==> flow/design.v <==
`timescale 1ns / 1ps
module SCALER_CLOCK_v2(
		input clk33_i,
		input rst_i,
		output khz_clk_o
    );
	localparam [15:0] MATCH = 33333;
	reg [15:0] counter;
	reg khz_clk;
	always @(posedge clk33_i) begin
		if (rst_i) begin
			counter <= {16{1'b0}};
			khz_clk <= 1'b0;
		end else begin
			if (khz_clk) counter <= {16{1'b0}};
			else counter <= counter + 1;
			khz_clk <= (counter == MATCH);
		end
	end
	assign khz_clk_o = khz_clk;
endmodule
`timescale 1ns / 1ps
module ANITA3_scaler(
		clk_i,
		rst_i,
		pps_i,
		count_i,
		scaler_o
    );
	parameter WIDTH = 8;
	parameter PRESCALE = 0;
	input clk_i;
	input rst_i;
	input pps_i;
	input count_i;
	output [WIDTH-1:0] scaler_o;
	reg [WIDTH+PRESCALE-1:0] counter;
	wire [WIDTH+PRESCALE:0] counter_plus_one = counter + 1;
	reg [WIDTH-1:0] scaler;
	always @(posedge clk_i) begin
		if (rst_i) begin
			counter <= {WIDTH+PRESCALE{1'b0}};
			scaler <= {WIDTH{1'b0}};
		end else begin
			if (pps_i) counter <= {WIDTH+PRESCALE{1'b0}};
			else if (count_i && !counter_plus_one[WIDTH+PRESCALE]) counter <= counter_plus_one;
			if (pps_i) scaler <= counter[PRESCALE +: WIDTH];
		end
	end
	assign scaler_o = scaler;
endmodule
`timescale 1ns / 1ps
module SCALER_TOPv2(
		input clk33_i,
		input rst_i,
		input [16:0] scal_i,
		input [4:0] scal_addr_i,
		input scal_rd_i,
		output [15:0] scal_dat_o,
		output [15:0] refpulse_cnt_o
    );
	wire update_scalers;
	SCALER_CLOCK_v2 u_clk(.clk33_i(clk33_i),
								 .rst_i(rst_i),
								 .khz_clk_o(update_scalers));
	wire [15:0] scaler_data_out[31:0];
	reg [1:0] ref_pulse_reg;
	reg [15:0] ref_pulse_counter;
	reg [15:0] ref_pulse_count;
	reg [15:0] gated_scaler;
	wire [15:0] ref_pulse_in = {16{scal_i[0]}};
	always @(posedge clk33_i) begin
		if (rst_i) begin
			gated_scaler <= {16{1'b0}};
			ref_pulse_reg <= {2{1'b0}};
			ref_pulse_counter <= {16{1'b0}};
			ref_pulse_count <= {16{1'b0}};
		end else begin
			gated_scaler <= ref_pulse_in & scal_i[16:1];
			ref_pulse_reg <= {ref_pulse_reg[0],scal_i[0]};
			if (update_scalers) ref_pulse_counter <= {16{1'b0}};
			else if (ref_pulse_reg[0] && !ref_pulse_reg[1]) ref_pulse_counter <= ref_pulse_counter + 1;
			if (update_scalers) ref_pulse_count <= ref_pulse_counter;
		end
	end
	generate
		genvar trig, ant;
		for (trig=0;trig<4;trig=trig+1) begin : L1
			ANITA3_scaler #(.WIDTH(16),.PRESCALE(0)) u_l1_scaler(.clk_i(clk33_i),
																				  .rst_i(rst_i),
																				  .pps_i(update_scalers),
																				  .count_i(scal_i[1+trig]),
																				  .scaler_o(scaler_data_out[12+trig]));
			ANITA3_scaler #(.WIDTH(16),.PRESCALE(0)) u_l1_mon_scaler(.clk_i(clk33_i),
																				  .rst_i(rst_i),
																				  .pps_i(update_scalers),
																				  .count_i(gated_scaler[trig]),
																				  .scaler_o(scaler_data_out[28+trig]));
		end
		for (ant=0;ant<12;ant=ant+1) begin : ANT
			ANITA3_scaler #(.WIDTH(16),.PRESCALE(0)) u_ant_scaler(.clk_i(clk33_i),
																					.rst_i(rst_i),
																					.pps_i(update_scalers),
																					.count_i(scal_i[5+ant]),
																					.scaler_o(scaler_data_out[ant]));
			ANITA3_scaler #(.WIDTH(16),.PRESCALE(0)) u_ant_mon_scaler(.clk_i(clk33_i),
																					.rst_i(rst_i),
																					.pps_i(update_scalers),
																					.count_i(gated_scaler[4+ant]),
																					.scaler_o(scaler_data_out[16+ant]));
		end
	endgenerate
	reg scaler_bank;
	reg [31:0] scaler_ram[63:0];
	reg [31:0] scaler_out;
	reg reading;
	reg updating;
	reg was_updating;
	reg maybe_reading_too_slow;
	reg [4:0] scaler_addr_count;
	wire [5:0] scaler_addr_count_plus_one = scaler_addr_count + 1;
	always @(posedge clk33_i) begin
		if (updating && !rst_i)
			scaler_ram[{scaler_bank,scaler_addr_count}] <= {ref_pulse_count,scaler_data_out[scaler_addr_count]};
		scaler_out <= scaler_ram[{!scaler_bank,scal_addr_i}];
	end
	always @(posedge clk33_i) begin	
		if (rst_i) begin
			scaler_bank <= 1'b0;
			reading <= 1'b0;
			updating <= 1'b0;
			was_updating <= 1'b0;
			maybe_reading_too_slow <= 1'b0;
			scaler_addr_count <= {5{1'b0}};
		end else begin
		if (update_scalers) updating <= 1;
		else if (scaler_addr_count_plus_one[5]) updating <= 0;
		if (updating) scaler_addr_count <= scaler_addr_count_plus_one;
		if ((scal_addr_i == {5{1'b0}}) && scal_rd_i)
			reading <= 1;
		else if ((scal_addr_i == {5{1'b1}}) && scal_rd_i) 
			reading <= 0;
		else if (update_scalers && maybe_reading_too_slow)
			reading <= 0;
		if (!reading) maybe_reading_too_slow <= 0;
		else if (update_scalers && reading) maybe_reading_too_slow <= 1;
		was_updating <= updating;
		if (!updating && was_updating && !reading) scaler_bank <= ~scaler_bank;		
		end
	end
	assign scal_dat_o = scaler_out[15:0];
	assign refpulse_cnt_o = scaler_out[31:16];
endmodule
[Reports on SCALER_TOPv2]
The steps from the RTL of SCALER_TOPv2 to its reports follow in flow order.
Lines are those of the file above, counted from 1.
Library cell names are shortened.
Not given: n/a
Design
  top module: SCALER_TOPv2
  clock: clk33_i
  cell library: sky130hd
  timing corner: tt_025C_1v80

[After elaboration]
Counts by Yosys on the flattened word-level netlist (proc, flatten, opt, wreduce). Print and check cells are left out. Cells with the same type and inputs are merged into one.
Yosys's memory passes give these memory sizes; they may raise the number of words (mostly to a power of two), join words into wider ones and drop unused or constant bits.
Word-level totals
  flip-flop bits (word level): 1101
  memory bits (writable): 2048
  word width x clocked read ports: 32
  memory cells: 1
  elaborated cells: 240
Memory list
  scaler_ram: words 64, bits a word 32, rd ports 1, wr ports 1, RTL line 114  | reg [31:0] scaler_ram[63:0];
Operators by class
  $add $sub $neg: 35
  equality and inequality tests: 33
  muxes and demuxes: 9
  bitwise operators: 3
  reductions and logical operators: 83
Operators by type and width (number)
  16-bit by 1-bit adder with 17-bit output (second input constant): 32
  16-bit case mux with 32-bit select: 1
  5-bit equality test (second input constant): 17
  1-bit logical AND: 40
  5-bit by 4-bit equality test with 1-bit output (second input constant): 8
  1-bit logical NOT: 37
  16-bit by 1-bit adder with 16-bit output (second input constant): 2
  32-bit two-way mux: 1
  5-bit by 3-bit equality test with 1-bit output (second input constant): 4
  16-bit equality test (second input constant): 1
  16-bit bitwise AND: 1
  5-bit by 2-bit equality test with 1-bit output (second input constant): 2
  5-bit logical NOT: 2
  5-bit by 1-bit adder with 6-bit output (second input constant): 1
  6-bit two-way mux: 1
  1-bit two-way mux: 6
  5-bit by 1-bit equality test with 1-bit output (second input constant): 1
  2-bit OR reduction: 2
  3-bit nonzero test: 1
  1-bit NOT: 2
  2-bit nonzero test: 1

[Longest topological paths]
Longest topological path by Yosys (ltp), each cell counted once; first at word level (registers and memories cut), then after technology mapping (sequential cells cut; the memories' decode and read muxes count).
Logic depth
  depth after elaboration: 4
  ABC_AREA: 0
  gate-level depth with buffers: 13

[Synthesis result]
The flow's flattened synthesis, as Yosys stat reports it; memories are mapped. The netlist is that of the ABC_AREA named above (0 if unset); the other value can give another one.
Cells by type
  edfxtp_1: number 2048, area in all 6.15E+04 µm²
  dfxtp_1: number 1133, area in all 2.27E+04 µm²
  mux4_2: number 553, area in all 1.25E+04 µm²
  mux2i_1: number 754, area in all 7.55E+03 µm²
  nor2_1: number 1102, area in all 4.14E+03 µm²
  xor2_1: number 174, area in all 1.52E+03 µm²
  xnor2_1: number 156, area in all 1366.31 µm²
  nand2_1: number 321, area in all 1.2E+03 µm²
  nand3_1: number 210, area in all 1.05E+03 µm²
  clkbuf_1: number 258, area in all 968.429 µm²
  nand4_1: number 143, area in all 894.608 µm²
  a22oi_1: number 112, area in all 840.806 µm²
  a211oi_1: number 102, area in all 765.734 µm²
  a21oi_1: number 151, area in all 755.725 µm²
  and4_1: number 84, area in all 735.706 µm²
  mux2_2: number 57, area in all 641.866 µm²
  o21ai_0: number 122, area in all 610.586 µm²
  o211ai_1: number 78, area in all 585.562 µm²
Not listed: further types 63, cells in them 1216.
Mapped netlist
  mapped cells: 8774
  cell area after synthesis: 0.1286834 mm²
  mapped flip-flops: 3181
  buffers: 496
By module: a second synthesis without flattening, with its own total; a netlist apart from the flattened one above.
Second synthesis, totals
  cells (unflattened synthesis): 8907
  area total of the unflattened synthesis: 0.1314773 mm²
Each row is one instance without its submodules.
By module
  SCALER_TOPv2: times used 1, cells 4145, area 0.0856572 mm²
  ANITA3_scaler: times used 32, cells 146, area 0.0014076 mm²
  SCALER_CLOCK_v2: times used 1, cells 90, area 0.000777 mm²

[Timing after synthesis]
Path of least setup slack by OpenSTA after synthesis, without wires, with an ideal clock, recovery checks aside; 20% of the period is set as input and as output delay. Where synthesis merged equal registers, the netlist keeps one of their names.
Timing path post-synthesis
  kind: register to register
  start point: register scaler_addr_count[0]
  end point: memory scaler_ram[0][13]
  period: 10000 ps
  setup time: 585 ps
  launch time at the first pin: 0 ps
  arrival time: 4782 ps
  required time: 9415 ps
  path slack: 4634 ps
  delay of the path: 5367 ps
  stages: 14
  period reached after synthesis: 5366 ps
"delay of the path" is the arrival time less input delay plus setup time.
"stages" counts driving pins, that of a launching flip-flop among them; a cell with two outputs on the path counts twice.
"period reached after synthesis" = period - worst setup slack (recovery checks aside). The figure is calculated, with input and output delays left at 20% of the set period.
The rows between start and end are the longest chain of elaborated cells between them; the timing report does not say that the signal goes this way. Where chains are equally long, one stands for them.
A line is the first line of the expression or statement that the cell stems from. Yosys adds cells for indexed reads and writes and turns some case tables into memories.
The path ends at the data pin of a flip-flop with enable; ways to the enable are not counted.
On the way, post-synthesis
  path through: dfxtp_1 ha_1 clkbuf_1 clkbuf_1 buf_1 and3_1 ha_1 clkbuf_1 nor4_1 nand2_1 or3_1 buf_2 buf_2 a41oi_1
  length of the longest elaborated chain: 3
  elaborated cells between the ends (all ways): 34
  classes of those cells: eq/ne (31); mux (2); reduce/logical (1)
Ends and longest elaborated chain, post-synthesis
  from (decl): RTL line 120  | reg [4:0] scaler_addr_count;
  from (assign): RTL line 134  | scaler_addr_count <= {5{1'b0}};
  from (assign): RTL line 138  | if (updating) scaler_addr_count <= scaler_addr_count_plus_one;
  5-bit equality test: RTL line 124  | scaler_ram[{scaler_bank,scaler_addr_count}] <= {ref_pulse_count,scaler_data_out[scaler_addr_count]};
  16-bit case mux with 32-bit select: RTL line 124
  32-bit two-way mux: RTL line 123  | if (updating && !rst_i)
  to (decl): RTL line 114  | reg [31:0] scaler_ram[63:0];

[Path in the finished layout]
From the final timing report of run A: the path of least setup slack in the routed layout; clock arrival at registers is part of the times.
The path's times are printed in steps of 10 ps; the period is the one set.
Timing path after layout
  kind: register to register
  start point: register scaler_addr_count[2]
  end point: memory scaler_ram[41][15]
  period: 10000 ps
  setup time: 310 ps
  launch time at the first pin: 880 ps
  arrival time: 5660 ps
  required time: 10570 ps
  path slack: 4910 ps
  stages: 10
The rows between start and end are the longest chain of elaborated cells between them; the timing report does not say that the signal goes this way. Where chains are equally long, one stands for them.
The path ends at the data pin of a flip-flop with enable; ways to the enable are not counted.
On the way, after layout
  path through: dfxtp_4 buf_4 buf_4 nor2b_2 buf_4 a222oi_1 o21ai_0 a2111oi_0 a41oi_4 buf_4
  length of the longest elaborated chain: 3
  elaborated cells between the ends (all ways): 34
  classes of those cells: eq/ne (31); mux (2); reduce/logical (1)
Ends and longest elaborated chain, after layout
  from (decl): RTL line 120  | reg [4:0] scaler_addr_count;
  from (assign): RTL line 134  | scaler_addr_count <= {5{1'b0}};
  from (assign): RTL line 138  | if (updating) scaler_addr_count <= scaler_addr_count_plus_one;
  5-bit equality test: RTL line 124  | scaler_ram[{scaler_bank,scaler_addr_count}] <= {ref_pulse_count,scaler_data_out[scaler_addr_count]};
  16-bit case mux with 32-bit select: RTL line 124
  32-bit two-way mux: RTL line 123  | if (updating && !rst_i)
  to (decl): RTL line 114  | reg [31:0] scaler_ram[63:0];

Data sheet: physical implementation of SCALER_TOPv2

Record of 2 stored runs of the RTL-to-layout flow on SCALER_TOPv2, platform sky130hd. The runs are unordered. Constraints: input delay and output delay 20% of the set period each, output load 0.01 pF.
"achieved clock period" = clock period - worst setup slack. The figure is calculated, with input and output delays left at 20% of the set period.
By "worst setup path time" is meant the share of the clock period that the worst setup path is allowed (20% is reserved at inputs, 20% at outputs), minus its slack. Clock arrival times at its registers enter into it.
"power" is the tool's figure for a default switching activity; nothing was simulated.
"worst setup path time" is known to 10 ps.

Run A
==> flow/run.sh <==
#!/bin/bash
# the make line also repeats the synthesis and layout settings of config.mk as NAME=value (left out here)
make -C /OpenROAD-flow-scripts/flow DESIGN_CONFIG=/design/flow/config.mk WORK_HOME=/design/flow/orfs CLKGATE_MAP_FILE= finish
==> flow/config.mk <==
export PLATFORM = sky130hd
export DESIGN_NAME = SCALER_TOPv2
export DESIGN_NICKNAME = SCALER_TOPv2
export VERILOG_FILES = /design/flow/design.v
export SDC_FILE = /design/flow/constraint.sdc
export NUM_CORES = 4
export LEC_CHECK = 0
export CAP_MARGIN = 20
export CELL_PAD_IN_SITES_GLOBAL_PLACEMENT = 3
export CORE_MARGIN = 2
export CORE_UTILIZATION = 40
export GPL_ROUTABILITY_DRIVEN = 0
export PLACE_DENSITY_LB_ADDON = 0.25
export SLEW_MARGIN = 20
export TNS_END_PERCENT = 50
==> flow/constraint.sdc <==
create_clock -name core_clock -period 10.0 [get_ports {clk33_i}]
set_input_delay 2.0000 -clock core_clock [delete_from_list [all_inputs] [get_ports {clk33_i}]]
set_output_delay 2.0000 -clock core_clock [all_outputs]
set_load 0.01 [all_outputs]

==> results of run A <==
chip area after synthesis (Yosys): 0.1286834 mm²
die area: 0.326264 mm²
standard-cell area of the final layout: 0.146345 mm²
utilization: 0.456
worst setup slack after layout: 4,909 ps
total negative slack: 0 ps
worst hold slack: 462 ps
power: 27.599 mW
achieved clock period: 5,091 ps
worst setup path time: 5,090 ps
worst setup path kind: register to register

Run B
==> flow/run.sh <==
#!/bin/bash
# the make line also repeats the synthesis and layout settings of config.mk as NAME=value (left out here)
make -C /OpenROAD-flow-scripts/flow DESIGN_CONFIG=/design/flow/config.mk WORK_HOME=/design/flow/orfs CLKGATE_MAP_FILE= finish
==> flow/config.mk <==
export PLATFORM = sky130hd
export DESIGN_NAME = SCALER_TOPv2
export DESIGN_NICKNAME = SCALER_TOPv2
export VERILOG_FILES = /design/flow/design.v
export SDC_FILE = /design/flow/constraint.sdc
export NUM_CORES = 4
export LEC_CHECK = 0
export CAP_MARGIN = 20
export CORE_MARGIN = 2
export CORE_UTILIZATION = 40
export PLACE_DENSITY = 0.6
export SLEW_MARGIN = 20
==> flow/constraint.sdc <==
create_clock -name core_clock -period 5.34 [get_ports {clk33_i}]
set_input_delay 1.0680 -clock core_clock [delete_from_list [all_inputs] [get_ports {clk33_i}]]
set_output_delay 1.0680 -clock core_clock [all_outputs]
set_load 0.01 [all_outputs]

==> results of run B <==
chip area after synthesis (Yosys): 0.1286834 mm²
die area: 0.326264 mm²
standard-cell area of the final layout: 0.147294 mm²
utilization: 0.459
worst setup slack after layout: 697 ps
total negative slack: 0 ps
worst hold slack: 464 ps
power: 51.476 mW
achieved clock period: 4,643 ps
worst setup path time: 4,640 ps
worst setup path kind: register to register
